==> flow/design.v <==
module axi_s_to_fifos #(
    parameter integer FIFO_DEPTH = 32,
    parameter integer C_DATA_WIDTH = 32
)(
    input  logic                     clk,
    input  logic                     nrst,
    input  logic [31:0]  awaddr,
    input  logic [3:0]               awprot,
    input  logic                     awvalid,
    output logic                     awready,
    input  logic [C_DATA_WIDTH-1:0]  wdata,
    input  logic [C_DATA_WIDTH/8-1:0] wstrb,
    input  logic                     wvalid,
    output logic                     wready,
    output logic [1:0]               bresp,
    output logic                     bvalid,
    input  logic                     bready,
    input  logic [31:0]  araddr,
    input  logic [3:0]               arprot,
    input  logic                     arvalid,
    output logic                     arready,
    output logic [C_DATA_WIDTH-1:0]  rdata,
    output logic [1:0]               rresp,
    output logic                     rvalid,
    input  logic                     rready,
    input logic [C_DATA_WIDTH-1:0]  fifo_wdata,
    output logic                    fifo_full,
    output logic                    fifo_almost_full,
    input logic                     fifo_wena,
    output logic [C_DATA_WIDTH-1:0] fifo_rdata,
    output logic                    fifo_empty,
    output logic                    fifo_almost_empty,
    input logic                     fifo_rena
);
    localparam ADDR_STATUS  = 0;
    localparam ADDR_WRITE   = 1;
    localparam ADDR_READ    = 2;
    localparam BYTES        = C_DATA_WIDTH/8;
    localparam ADDR_LSB     = $clog2(BYTES); 
    logic [C_DATA_WIDTH-1:0]    reg_write   [0:FIFO_DEPTH-1];
    logic [C_DATA_WIDTH-1:0]    reg_read    [0:FIFO_DEPTH-1];
    logic [31:0]                araddr_reg;
    logic [31:0]                awaddr_reg;
    logic [C_DATA_WIDTH-1:0]    wdata_reg;
    logic full2;
    logic almost_full2;
    logic empty2;
    logic almost_empty2;
    logic full1;
    logic almost_full1;
    logic empty1;
    logic almost_empty1;
    logic wrote_axi;
    logic rd_pop;
    logic push_fifo1;
    logic pop_fifo1;
    logic push_fifo2;
    logic pop_fifo2;
    localparam int INDEX_W = $clog2(FIFO_DEPTH);
    logic [INDEX_W-1:0] write_index_axi, read_index_axi;
    logic [INDEX_W-1:0] write_index_fifo, read_index_fifo;
    logic [INDEX_W:0]   size_fifo1, size_fifo2;
    typedef enum logic {
        IDLE_READ,
        READ_DATA
    } state_read;
    state_read state_r;
    always_ff @(posedge clk or negedge nrst) begin
        if (!nrst) begin
            arready             <= 0;
            araddr_reg          <= 0;
            rdata               <= 0;
            rresp               <= 0;
            rvalid              <= 0;
            state_r             <= IDLE_READ;
            read_index_axi      <= 0;
            rd_pop              <= 0;
        end else begin
            case (state_r)
                IDLE_READ: begin
                    arready     <= 1;
                    if (arvalid && arready) begin
                        araddr_reg  <= araddr;
                        state_r     <= READ_DATA;
                        arready <= 0;
                    end
                end
                READ_DATA: begin
                    if (!rvalid) begin
                        rvalid  <= 1;
                        rresp   <= 0;
                        rd_pop  <= (araddr_reg[31:ADDR_LSB] == ADDR_READ) && !empty1;
                        if (araddr_reg[31:ADDR_LSB] == ADDR_STATUS) begin
                            rdata   <= {28'b0,
                                        full2,
                                        almost_full2,
                                        empty1,
                                        almost_empty1};
                        end else if (araddr_reg[31:ADDR_LSB] == ADDR_READ && !empty1) begin
                            rdata   <= reg_read[read_index_axi];
                        end else begin
                            rdata   <= 0;
                        end
                    end else if (rready) begin
                        if (rd_pop) begin
                            read_index_axi <= read_index_axi + 1;
                            if (read_index_axi == FIFO_DEPTH - 1) begin
                                read_index_axi <= 0;
                            end
                        end
                        rvalid  <= 0;
                        state_r <= IDLE_READ;
                    end
                end
                default: begin
                    state_r <= IDLE_READ;
                end
            endcase
        end
    end
    always_ff @(posedge clk or negedge nrst) begin
        if (!nrst) begin
            for (int i = 0; i < FIFO_DEPTH; i++) begin
                reg_read[i]     <= '0;
            end
            write_index_fifo    <= 0;
        end else begin
            if (fifo_wena && !full1) begin
                reg_read[write_index_fifo] <= fifo_wdata;
                write_index_fifo <= write_index_fifo + 1;
                if (write_index_fifo == FIFO_DEPTH - 1) begin
                    write_index_fifo <= 0;
                end
            end
        end
    end
    always_comb begin
        push_fifo1 = (fifo_wena && !full1);
        pop_fifo1 = rd_pop && (state_r == READ_DATA) && (rready && rvalid);
    end
    always_ff @(posedge clk or negedge nrst) begin
        if (!nrst) begin
            size_fifo1 <= FIFO_DEPTH;
        end else begin
            size_fifo1 <= size_fifo1 + pop_fifo1 - push_fifo1;
        end
    end
    typedef enum logic [1:0] {
        IDLE_WRITE,
        HAVE_AW,
        HAVE_W,
        RESP
    } state_write;
    state_write state_w;
    always_ff @(posedge clk or negedge nrst) begin
        if (!nrst) begin
            awready         <= 0;
            wready          <= 0;
            bvalid          <= 0;
            bresp           <= 0;
            awaddr_reg      <= 0;
            wdata_reg       <= 0;
            wrote_axi       <= 0;
            write_index_axi <= 0;
            state_w         <= IDLE_WRITE;
            for (int i = 0; i < FIFO_DEPTH; i++) begin
                reg_write[i] <= '0;
            end
        end else begin
            case (state_w)
                IDLE_WRITE: begin
                    awready <= 1;
                    wready  <= 1;
                    wrote_axi   <= 0;
                    if ((wvalid && wready) && (awvalid && awready)) begin
                        wdata_reg   <= wdata;
                        awaddr_reg  <= awaddr;
                        wready      <= 0;
                        awready     <= 0;
                        state_w     <= RESP;
                    end else if (awvalid && awready) begin
                        awaddr_reg  <= awaddr;
                        awready     <= 0;
                        state_w     <= HAVE_AW;
                    end else if (wvalid && wready) begin
                        wdata_reg   <= wdata;
                        wready      <= 0;
                        state_w     <= HAVE_W;
                    end
                end
                HAVE_AW: begin
                    wready  <= 1;
                    if (wvalid && wready) begin
                        wdata_reg   <= wdata;
                        wready      <= 0;
                        state_w     <= RESP;
                    end
                end
                HAVE_W: begin
                    awready <= 1;
                    if (awvalid && awready) begin
                        awaddr_reg  <= awaddr;
                        awready     <= 0;
                        state_w     <= RESP;
                    end
                end
                RESP: begin
                    if (awaddr_reg[31:ADDR_LSB] == ADDR_WRITE && !wrote_axi && !full2) begin
                        reg_write[write_index_axi] <= wdata_reg;
                        write_index_axi <= write_index_axi + 1;
                        if (write_index_axi == FIFO_DEPTH - 1) begin
                            write_index_axi <= 0;
                        end
                        wrote_axi <= 1;
                    end
                    bvalid  <= 1;
                    bresp   <= 0;
                    if (bready && bvalid) begin
                        bvalid  <= 0;
                        state_w <= IDLE_WRITE;
                    end
                end
                default: begin
                    state_w <= IDLE_WRITE;
                end
            endcase
        end
    end
    always_ff @(posedge clk or negedge nrst) begin
        if (!nrst) begin
            read_index_fifo <= 0;
        end else begin
            if (fifo_rena && !empty2) begin
                read_index_fifo <= read_index_fifo + 1;
                if (read_index_fifo == FIFO_DEPTH - 1) begin
                    read_index_fifo <= 0;
                end
            end
        end
    end
    always_comb begin
        pop_fifo2 = (fifo_rena && !empty2);
        push_fifo2 = (awaddr_reg[31:ADDR_LSB] == ADDR_WRITE && !wrote_axi && !full2) && (state_w == RESP);
    end
    always_ff @(posedge clk or negedge nrst) begin
        if (!nrst) begin
            size_fifo2 <= FIFO_DEPTH;
        end else begin
            size_fifo2 <= size_fifo2 + pop_fifo2 - push_fifo2;
        end
    end
    always_comb fifo_rdata = reg_write[read_index_fifo];
    always_comb begin
        empty2        = size_fifo2 == FIFO_DEPTH;
        almost_empty2 = size_fifo2 == (FIFO_DEPTH - 1);
        full2         = size_fifo2 == 0;
        almost_full2  = size_fifo2 == 1;
        empty1         = size_fifo1 == FIFO_DEPTH;
        almost_empty1  = size_fifo1 == (FIFO_DEPTH - 1);
        full1          = size_fifo1 == 0;
        almost_full1   = size_fifo1 == 1;
        fifo_full           = full1;
        fifo_almost_full    = almost_full1;
        fifo_empty          = empty2;
        fifo_almost_empty   = almost_empty2;
    end
endmodule
* Tool chain data of axi_s_to_fifos *
What the tools print for axi_s_to_fifos, step after step.
Line numbers count from 1 in the design file above.
Operators: Yosys type, input widths -> output width; for muxes data width and select width s.
Library cell names are shortened.
Not given: n/a

inputs
  top module = axi_s_to_fifos
  clock input = clk
  standard-cell library = sky130hd
  library corner = tt_025C_1v80

* After elaboration *
Counts by Yosys on the flattened word-level netlist (proc, flatten, opt, wreduce). Print and check cells are left out. Cells with the same type and inputs are merged into one.

cells by class
  eq/ne operators = 141
  multiplexer cells = 37
  reduce/logical cells = 102
  bitwise gates (word level) = 2
  add/subtract/negate cells = 8

operators by type and width
  kind                 number
  $pmux 32 s32         2
  $eq 5x5->1 const B   64
  $mux 32              7
  $eq 5x4->1 const B   32
  $pmux 32 s2          2
  $reduce_and 3->1     32
  $eq 5x3->1 const B   16
  $reduce_and 2->1     37
  $eq 5x2->1 const B   8
  $eq 30x1->1 const B  1
  $eq 30x2->1 const B  1
  $logic_not 30->1     1
  $add 5x1->5 const B  4
  $eq 5x1->1 const B   4
  $logic_not 5->1      4
  $mux 5               4
  $logic_and 1x1->1    14
  $add 6x1->6          2
  $sub 6x1->6          2
  $eq 6x1->1 const B   2
  $eq 6x5->1 const B   2
  $eq 6x6->1 const B   2
  $logic_not 6->1      2
  $mux 2               6
  $mux 1               11
  $ne 2x2->1 const B   4
  $pmux 2 s4           1
  $pmux 1 s2           4

Other operator kinds: 11; their cells: 19.

word-level totals
  input bits = 149
  output and inout port bits = 77
  bits in registers = 2218
  cells after elaboration = 373

* Depth *
Depth = most cells in a row (Yosys ltp): at word level without a register or memory, in the mapped netlist without a sequential cell, where the memories' decode and read muxes count.

logic depth
  depth after elaboration = 5
  ABC_AREA = 0
  gate-level depth with buffers = 16
  depth with buffers taken out = 15

* After synthesis *
Yosys stat after the flow's synthesis: flattened, memories mapped to cells. It holds for the ABC_AREA given above (unset counts as 0); a run with the other value may have another netlist.

synthesis totals
  buffer cells = 683
  cells in the netlist = 7317
  cell area after synthesis = 98817.3 µm²
  sequential part of the area = 55456.9 µm²
  flip-flop cells = 2216

cells by type
  type      number  area in all (µm²)
  dfrtp_1   2213    5.54E+04
  mux2_2    2200    2.48E+04
  a22oi_1   372     2.79E+03
  mux2i_1   198     1.98E+03
  clkbuf_1  416     1.56E+03
  nand2_1   200     750.72
  a22o_1    83      726.947
  buf_2     144     720.691
  a221oi_1  82      718.189
  a222oi_1  61      610.586
  o21ai_0   118     590.566
  ha_1      46      575.552
  nor2_1    147     551.779
  o22ai_1   84      525.504
  buf_1     110     412.896
  a21oi_1   76      380.365
  nand3_1   73      365.35
  nand4_1   52      325.312

Other cell types: 70; their cells: 642.

* Worst setup path after synthesis *
Source: OpenSTA report_checks on the synthesized netlist (no wires, ideal clock, input and output delay 20% of the period each), path of least setup slack; recovery checks are left aside. Register names are those of the netlist, which keeps one name where synthesis merged equal registers.

timing path post-synthesis
  path kind = register to output
  start = reg read_index_fifo[2]
  end = out fifo_rdata[13]
  clock period = 8.0 ns
  setup slack = 4.017 ns
  path delay = 2.383 ns
  required time = 6.400 ns
  stages on the path = 11
  arrival = 2.383 ns
  path buffers = 3
  output delay = 1.600 ns
  launch time at the first pin = 0.000 ns
  synthesis period reached = 3.983 ns

"path delay" = arrival - input delay + setup time.
At an output port there is no setup time.
"stages on the path": output pins that drive a net of the path, with the launching flip-flop's if there is one; two outputs of one cell count as two.
"synthesis period reached" = period - worst setup slack (recovery checks aside). The figure is calculated, with input and output delays left at 20% of the set period.
Between the ends stands the longest chain of elaborated cells between them, by number of cells; it is not shown to be the way that was timed. Of several equally long chains one is given.
A line is the first line of the expression or statement that the cell stems from. Yosys adds cells for indexed reads and writes and turns some case tables into memories.
At most two assigning lines are given for a register; there are more.

on the way, post-synthesis
  cell sequence = dfrtp_1 buf_2 buf_2 nand2_1 nor2_1 ha_1 clkbuf_1 a222oi_1 nand2_1 or4_1 o32a_1
  cells in the longest elaborated chain = 2
  elaborated cells on any way between the ends = 33
  classes of those cells = eq/ne (31); mux (1); reduce/logical (1)

RTL lines, path post-synthesis
  what           RTL line  source
  from (decl)    61        logic [INDEX_W-1:0] write_index_fifo, read_index_fifo;
  from (assign)  231       read_index_fifo <= 0;
  from (assign)  234       read_index_fifo <= read_index_fifo + 1;
  $eq 5x5->1     252       always_comb fifo_rdata = reg_write[read_index_fifo];
  $pmux 32 s32   252
  to (decl)      30        output logic [C_DATA_WIDTH-1:0] fifo_rdata,

* Timing after layout *
Path of least setup slack in the final report of run 1 (OpenROAD, finished layout, wires in). Where an end is a register, its clock arrival counts in the times.

timing path post-layout
  path kind = register to output
  start = reg read_index_fifo[3]
  end = out fifo_rdata[29]
  clock period = 10.2 ns
  launch time at the first pin = 0.95 ns
  setup slack = 2.72 ns
  output delay = 2.04 ns
  stages on the path = 10
  required time = 8.16 ns
  path buffers = 3
  arrival = 5.44 ns

Between the ends stands the longest chain of elaborated cells between them, by number of cells; it is not shown to be the way that was timed. Of several equally long chains one is given.
At most two assigning lines are given for a register; there are more.

on the way, post-layout
  cell sequence = dfrtp_4 buf_4 and2_2 nand2_1 a2bb2oi_1 nand4_1 nor4_4 a41oi_1 buf_4 clkdlybuf4s50_1
  cells in the longest elaborated chain = 2
  elaborated cells on any way between the ends = 33
  classes of those cells = eq/ne (31); mux (1); reduce/logical (1)

RTL lines, path post-layout
  what           RTL line  source
  from (decl)    61        logic [INDEX_W-1:0] write_index_fifo, read_index_fifo;
  from (assign)  231       read_index_fifo <= 0;
  from (assign)  234       read_index_fifo <= read_index_fifo + 1;
  $eq 5x5->1     252       always_comb fifo_rdata = reg_write[read_index_fifo];
  $pmux 32 s32   252
  to (decl)      30        output logic [C_DATA_WIDTH-1:0] fifo_rdata,

## Implementation results

Module axi_s_to_fifos, platform sky130hd: 4 stored runs of the flow (Yosys, OpenROAD) with differing settings, in no particular order. Input and output delays are each 20% of the period that was set; the output load is 0.01 pF.
"achieved clock period (ns)": clock period set for the run, less the worst setup slack. It is reckoned from that one timing run; input and output delays stay at 20% of the period that was set.
"worst setup path time (ns)": the worst setup path's part of the clock period (all of it between registers, 20% less for each end at a port) less its slack. A launch clock that arrives late makes it longer, a capture clock that arrives late makes it shorter.
By "finish__power__total" is meant OpenSTA's value without simulated activity: inputs other than the clock are taken to toggle once in ten clock periods, and the tool carries that through the logic.

settings of run 1
{
  "ABC_AREA": 0,
  "CAP_MARGIN": 10,
  "CELL_PAD_IN_SITES_DETAIL_PLACEMENT": 2,
  "CELL_PAD_IN_SITES_GLOBAL_PLACEMENT": 1,
  "CORE_MARGIN": 9,
  "CORE_UTILIZATION": 16,
  "CTS_CLUSTER_SIZE": 98,
  "MIN_ROUTING_LAYER": "met2",
  "PLACE_DENSITY": 0.51,
  "SETUP_SLACK_MARGIN": 2.89,
  "SLEW_MARGIN": 10,
  "period_ns": 10.2
}
report of run 1
yosys chip area after synthesis (um^2): 98817.3
finish__design__die__area: 646223.0
finish__design__instance__area__stdcell: 120666.0
finish__design__instance__utilization: 0.1961
finish__timing__setup__ws: 2.716
finish__timing__setup__tns: 0.000
finish__timing__hold__ws: 0.484
finish__power__total: 2.643e-02
achieved clock period (ns): 7.484
worst setup path time (ns): 5.44
worst setup path kind: register to output

settings of run 2
{
  "CORE_UTILIZATION": 40,
  "period_ns": 7.26,
  "CAP_MARGIN": 20,
  "CORE_MARGIN": 2,
  "SLEW_MARGIN": 20
}
report of run 2
yosys chip area after synthesis (um^2): 98817.3
finish__design__die__area: 251036.0
finish__design__instance__area__stdcell: 112995.0
finish__design__instance__utilization: 0.4599
finish__timing__setup__ws: 0.394
finish__timing__setup__tns: 0.000
finish__timing__hold__ws: 0.403
finish__power__total: 3.475e-02
achieved clock period (ns): 6.866
worst setup path time (ns): 5.41
worst setup path kind: register to output

settings of run 3
{
  "ABC_AREA": 1,
  "CORE_UTILIZATION": 23,
  "CTS_CLUSTER_SIZE": 25,
  "SETUP_SLACK_MARGIN": 0.9,
  "period_ns": 8.0,
  "CAP_MARGIN": 20,
  "CORE_MARGIN": 2,
  "SLEW_MARGIN": 20
}
report of run 3
yosys chip area after synthesis (um^2): 101558.7
finish__design__die__area: 446892.0
finish__design__instance__area__stdcell: 117753.0
finish__design__instance__utilization: 0.2673
finish__timing__setup__ws: 1.281
finish__timing__setup__tns: 0.000
finish__timing__hold__ws: 0.467
finish__power__total: 3.520e-02
achieved clock period (ns): 6.719
worst setup path time (ns): 5.12
worst setup path kind: register to output

settings of run 4
{
  "ABC_AREA": 1,
  "CELL_PAD_IN_SITES_DETAIL_PLACEMENT": 1,
  "CORE_ASPECT_RATIO": 1.24,
  "CORE_UTILIZATION": 53,
  "CTS_CLUSTER_SIZE": 28,
  "GPL_ROUTABILITY_DRIVEN": 0,
  "HOLD_SLACK_MARGIN": 0.14,
  "MAX_ROUTING_LAYER": "met4",
  "period_ns": 8.0,
  "CAP_MARGIN": 20,
  "CORE_MARGIN": 2,
  "SLEW_MARGIN": 20
}
report of run 4
yosys chip area after synthesis (um^2): 101558.7
finish__design__die__area: 195157.0
finish__design__instance__area__stdcell: 112573.0
finish__design__instance__utilization: 0.5926
finish__timing__setup__ws: 1.082
finish__timing__setup__tns: 0.000
finish__timing__hold__ws: 0.470
finish__power__total: 3.471e-02
achieved clock period (ns): 6.918
worst setup path time (ns): 5.32
worst setup path kind: register to output
